==> flow/design.v <==
`timescale 1ns/10ps
module MBF(CLK, RESET, IN_VALID, IN_DATA, X_DATA, Y_DATA, OUT_VALID);
input   CLK;
input   RESET;
input   IN_VALID;
input       [12:0]  IN_DATA;
output  reg [12:0]  X_DATA;
output  reg [12:0]  Y_DATA;
output  reg         OUT_VALID;
reg [5:0] data_cnt;
reg [12:0] s[0:10];
reg [12:0] in_data;
reg [33:0] y_h[0:11];
reg [33:0] y_l[0:11];
wire [17:0] H0, H1, H2, H3, H4, H5, H6, H7, H8, H9, H10, H11;
wire [17:0] L0, L1, L2, L3, L4, L5, L6, L7, L8, L9, L10, L11;
assign H0 = 18'd110592;
assign H1 = 18'd77824;
assign H2 = 18'd20480;
assign H3 = 18'd36864;
assign H4 = 18'd86016;
assign H5 = 18'd69632;
assign H6 = 18'd65536;
assign H7 = 18'd77824;
assign H8 = 18'd45056;
assign H9 = 18'd49152;
assign H10 = 18'd65536;
assign H11 = 18'd126976;
assign L0 = 18'd57344;
assign L1 = 18'd16384;
assign L2 = 18'd12288;
assign L3 = 18'd4096;
assign L4 = 18'd65536;
assign L5 = 18'd57344;
assign L6 = 18'd114688;
assign L7 = 18'd65536;
assign L8 = 18'd126976;
assign L9 = 18'd114688;
assign L10 = 18'd126976;
assign L11 = 18'd69632;
always@(posedge RESET or posedge CLK)
begin
    if (RESET) begin
        in_data <= 13'b0;
        s[0] <= 13'b0;
		s[1] <= 13'b0;
		s[2] <= 13'b0;
		s[3] <= 13'b0;
		s[4] <= 13'b0;
		s[5] <= 13'b0;	
		s[6] <= 13'b0;
		s[7] <= 13'b0;
		s[8] <= 13'b0;
		s[9] <= 13'b0;
		s[10] <= 13'b0;
 		y_h[0] <= 34'b0;
		y_h[1] <= 34'b0;
		y_h[2] <= 34'b0;
		y_h[3] <= 34'b0;
		y_h[4] <= 34'b0;
		y_h[5] <= 34'b0;	
		y_h[6] <= 34'b0;
		y_h[7] <= 34'b0;
		y_h[8] <= 34'b0;
		y_h[9] <= 34'b0;
		y_h[10] <= 34'b0;
		y_h[11] <= 34'b0;
		y_l[0] <= 34'b0;
		y_l[1] <= 34'b0;
		y_l[2] <= 34'b0;
		y_l[3] <= 34'b0;
		y_l[4] <= 34'b0;
		y_l[5] <= 34'b0;	
		y_l[6] <= 34'b0;
		y_l[7] <= 34'b0;
		y_l[8] <= 34'b0;
		y_l[9] <= 34'b0;
		y_l[10] <= 34'b0;
		y_l[11] <= 34'b0;
    end else begin
        in_data <= (IN_VALID) ? IN_DATA : 13'b0;
		s[0] <= in_data;
		s[1] <= s[0];
		s[2] <= s[1];
		s[3] <= s[2];
		s[4] <= s[3];
		s[5] <= s[4];
		s[6] <= s[5];
		s[7] <= s[6];
		s[8] <= s[7];
		s[9] <= s[8];
		s[10] <= s[9];
		y_h[0] <= H0 * in_data;
		y_h[1] <= H1 * s[0];
        y_h[2] <= H2 * s[1];
        y_h[3] <= H3 * s[2];
        y_h[4] <= H4 * s[3];
        y_h[5] <= H5 * s[4];
        y_h[6] <= H6 * s[5];
        y_h[7] <= H7 * s[6];
        y_h[8] <= H8 * s[7];
        y_h[9] <= H9 * s[8];
        y_h[10] <= H10 * s[9];
        y_h[11] <= H11 * s[10];
		y_l[0] <= L0 * in_data;
		y_l[1] <= L1 * s[0];
        y_l[2] <= L2 * s[1];
        y_l[3] <= L3 * s[2];
        y_l[4] <= L4 * s[3];
        y_l[5] <= L5 * s[4];
        y_l[6] <= L6 * s[5];
        y_l[7] <= L7 * s[6];
        y_l[8] <= L8 * s[7];
        y_l[9] <= L9 * s[8];
        y_l[10] <= L10 * s[9];
        y_l[11] <= L11 * s[10];
    end
end
reg [12:0] fk_x;
reg [12:0] fk_y;
always @ (posedge RESET or posedge CLK)
begin
	if (RESET) begin
		X_DATA <= 13'b0;
		Y_DATA <= 13'b0;
		fk_x <= 13'b0;
		fk_y <= 13'b0;
		OUT_VALID <= 1'b0;
	end else begin
		fk_y <= (((y_h[0] + y_h[1] + y_h[2] + y_h[3] + y_h[4] + y_h[5] + y_h[6] + y_h[7] + y_h[8] + y_h[9] + y_h[10] + y_h[11]) >> 20) & 14'd1) ? 
				(((y_h[0] + y_h[1] + y_h[2] + y_h[3] + y_h[4] + y_h[5] + y_h[6] + y_h[7] + y_h[8] + y_h[9] + y_h[10] + y_h[11]) >> 20) + 1'b1) >> 1 :
				((y_h[0] + y_h[1] + y_h[2] + y_h[3] + y_h[4] + y_h[5] + y_h[6] + y_h[7] + y_h[8] + y_h[9] + y_h[10] + y_h[11]) >> 21);
		fk_x <= (((y_l[0] + y_l[1] + y_l[2] + y_l[3] + y_l[4] + y_l[5] + y_l[6] + y_l[7] + y_l[8] + y_l[9] + y_l[10] + y_l[11]) >> 20) & 14'd1) ? 
				(((y_l[0] + y_l[1] + y_l[2] + y_l[3] + y_l[4] + y_l[5] + y_l[6] + y_l[7] + y_l[8] + y_l[9] + y_l[10] + y_l[11]) >> 20) + 1'b1) >> 1 :
				((y_l[0] + y_l[1] + y_l[2] + y_l[3] + y_l[4] + y_l[5] + y_l[6] + y_l[7] + y_l[8] + y_l[9] + y_l[10] + y_l[11]) >> 21);
		X_DATA <= fk_x;
		Y_DATA <= fk_y;
		OUT_VALID <= (fk_x) ? 1'b1 : 1'b0;
	end
end
endmodule
# Step by step through the tools: MBF
# The steps from the RTL of MBF to its reports follow in flow order.
# Line numbers count from 1 in the design file above.
# Cell names lack the library's common part.
# Not given: -
# inputs
top	MBF
clock_port	CLK
lib	sky130hd
lib_corner	tt_025C_1v80

# After elaboration
# Yosys after proc, flatten, opt, wreduce and memory -nomap, before mapping. Enables and synchronous resets that opt folds into registers are not counted as muxes. Print and check cells are not counted.
# bits
inputBits	16
reg_bits	675
out_inout_bits	27
# op_classes
addsub	24
reduce_logical	1
n_mux	4
multipliers	18
# op_table
operator	n
multiplier 5 x 13 -> 18 bit with constant A	9
adder 34 bit	16
multiplier 3 x 13 -> 16 bit with constant A	5
adder 34 x 29 -> 34 bit	4
multiplier 4 x 13 -> 17 bit with constant A	2
multiplier 2 x 13 -> 15 bit with constant A	2
two-way mux 13 bit	3
adder 34 x 25 -> 34 bit	1
adder 34 x 27 -> 34 bit	1
adder 14 x 1 -> 14 bit with constant B	2
nonzero test 13 bit	1
two-way mux 1 bit	1

# Longest topological paths
# Depth = most cells in a row (Yosys ltp): at word level without a register or memory, in the mapped netlist without a sequential cell, where the memories' decode and read muxes count.
# logic_depth
word_depth	13
abc_area	1
depth_mapped	28

# Synthesis result
# Yosys stat after the flow's synthesis: flattened, memories mapped to cells. It holds for the ABC_AREA given above (unset counts as 0); a run with the other value may have another netlist.
# The area totals of this step are shown rounded.
# types
type	n	type_area_um2
dfrtp_1	488	1.22E+04
fa_1	515	1.03E+04
ha_1	464	5.81E+03
inv_1	896	3.36E+03
nand2_1	423	1.59E+03
xor2_1	164	1.44E+03
a21oi_1	249	1.25E+03
nand3_1	115	575.552
xnor2_1	60	525.504
o21ai_0	92	460.442
nor2_1	86	322.81
a21o_1	19	142.637
nand4_1	16	100.096
a31oi_1	14	87.584
a21boi_0	11	82.579
nor3_1	16	80.077
o21a_1	10	75.072
o21bai_1	10	75.072
# Not listed: further types 25, cells in them 86.
# synth_totals
mapped_cells	3734
area_um2	39200
ffs	488
buf_cells	1

# Worst setup path after synthesis
# OpenSTA on the mapped netlist: ideal clock, no wires. The path of least setup slack (recovery checks aside). Input and output delay are each 20% of the period. Register names are those of the netlist, which keeps one name where synthesis merged equal registers.
# synth_timing
path_type	flip-flop to flip-flop
start	register (name not given)
end	register fk_x[7]
t_required_ns	6.883
arrival_time_ns	4.767
clock_period_ns	7.0
setup_ns	0.117
n_path_buf	0
path_slack_ns	2.116
driving_pins	19
delay_ns	4.884
synth_period_reached_ns	4.884
# "delay_ns" = arrival - input delay + setup time.
# "driving_pins" counts driving pins, that of a launching flip-flop among them; a cell with two outputs on the path counts twice.
# "synth_period_reached_ns" is the clock period less the worst setup slack; recovery checks do not enter. This is arithmetic on one report: input and output delays are still those of the set period (20% each).
# synth_via
cell_sequence	dfrtp_1 -> fa_1 -> inv_1 -> fa_1 -> inv_1 -> fa_1 -> fa_1 -> fa_1 -> ha_1 -> a21oi_1 -> o21a_1 -> nand2_2 -> xor2_1 -> ha_1 -> nand3_1 -> nor2_2 -> nand3_1 -> o21ai_1 -> inv_1
# synth_lines
item	line	source
end: assignment	126	fk_x <= 13'b0;
end: assignment	133	fk_x <= (((y_l[0] + y_l[1] + y_l[2] + y_l[3] + y_l[4] + y_l[5] + y_l[6] + y_l[7] + y_l[8] + y_l[9] + y_l[10] + ...
end: declaration	119	reg [12:0] fk_x;
# No chain of elaborated cells between the ends is given.

# Timing after layout
# From the final timing report of job 2: the path of least setup slack in the routed layout; clock arrival at registers is part of the times.
# layout_timing
path_type	flip-flop to flip-flop
start	register (name not given)
end	register fk_x[7]
n_path_buf	0
arrival_time_ns	6.20
t_required_ns	8.08
path_slack_ns	1.88
setup_ns	0.10
clock_period_ns	7.53
driving_pins	23
# layout_via
cell_sequence	dfrtp_1 -> inv_1 -> fa_1 -> inv_1 -> fa_1 -> fa_1 -> inv_1 -> fa_1 -> inv_1 -> fa_1 -> ha_1 -> nand2_1 -> nand2_1 -> nand2_1 -> nand2_2 -> nand2_1 -> and2_4 -> ha_1 -> nand3_1 -> nor2_4 -> nand3_1 -> o21ai_1 -> inv_1
# layout_lines
item	line	source
end: assignment	126	fk_x <= 13'b0;
end: assignment	133	fk_x <= (((y_l[0] + y_l[1] + y_l[2] + y_l[3] + y_l[4] + y_l[5] + y_l[6] + y_l[7] + y_l[8] + y_l[9] + y_l[10] + ...
end: declaration	119	reg [12:0] fk_x;
# No chain of elaborated cells between the ends is given.

# Flow measurements of MBF on sky130hd: 5 stored runs with different settings, listed in no order. Input and output delays are each 20% of the period that was set; the output load is 0.01 pF.
# By "clock_period_reached_ns" is meant the clock period of the run minus its worst setup slack. This is arithmetic on one report: input and output delays are still those of the set period (20% each).
# The measured numbers are rounded.
# Settings: - = not set for that run.
# A result given as - is not shown for that run.
run	ABC_AREA	CELL_PAD_IN_SITES_DETAIL_PLACEMENT	CORE_ASPECT_RATIO	CORE_MARGIN	CORE_UTILIZATION	GPL_ROUTABILITY_DRIVEN	SETUP_SLACK_MARGIN	period_ns	CAP_MARGIN	SLEW_MARGIN	CELL_PAD_IN_SITES_GLOBAL_PLACEMENT	HOLD_SLACK_MARGIN	MAX_ROUTING_LAYER	MIN_ROUTING_LAYER	CTS_CLUSTER_DIAMETER	PLACE_DENSITY_LB_ADDON	post_synth_area_um2	total_die_area_um2	cell_area_final_um2	setup_ws_ns	clock_period_reached_ns
job 1	1	2	1.85	4	62	0	1.68	7.53	20	20	-	-	-	-	-	-	-	-	-	-	-
job 2	1	0	1.89	9	25	1	1.68	7.53	20	40	1	0.11	met5	met2	-	-	39200	172000	44300	1.88	5.648
job 3	1	0	-	4	40	0	1.62	5.98	20	20	-	-	-	-	184	0.02	39200	103000	46000	0.954	5.026
job 4	-	2	-	4	40	-	-	5.98	20	20	-	-	-	-	-	0.02	37900	99800	44300	-0.223	6.203
job 5	1	2	1.89	4	25	1	1.68	7.53	20	20	1	0.11	met4	met1	-	-	39200	163000	44100	1.90	5.634
# Job 1: stopped before the end: placement reported a tool error
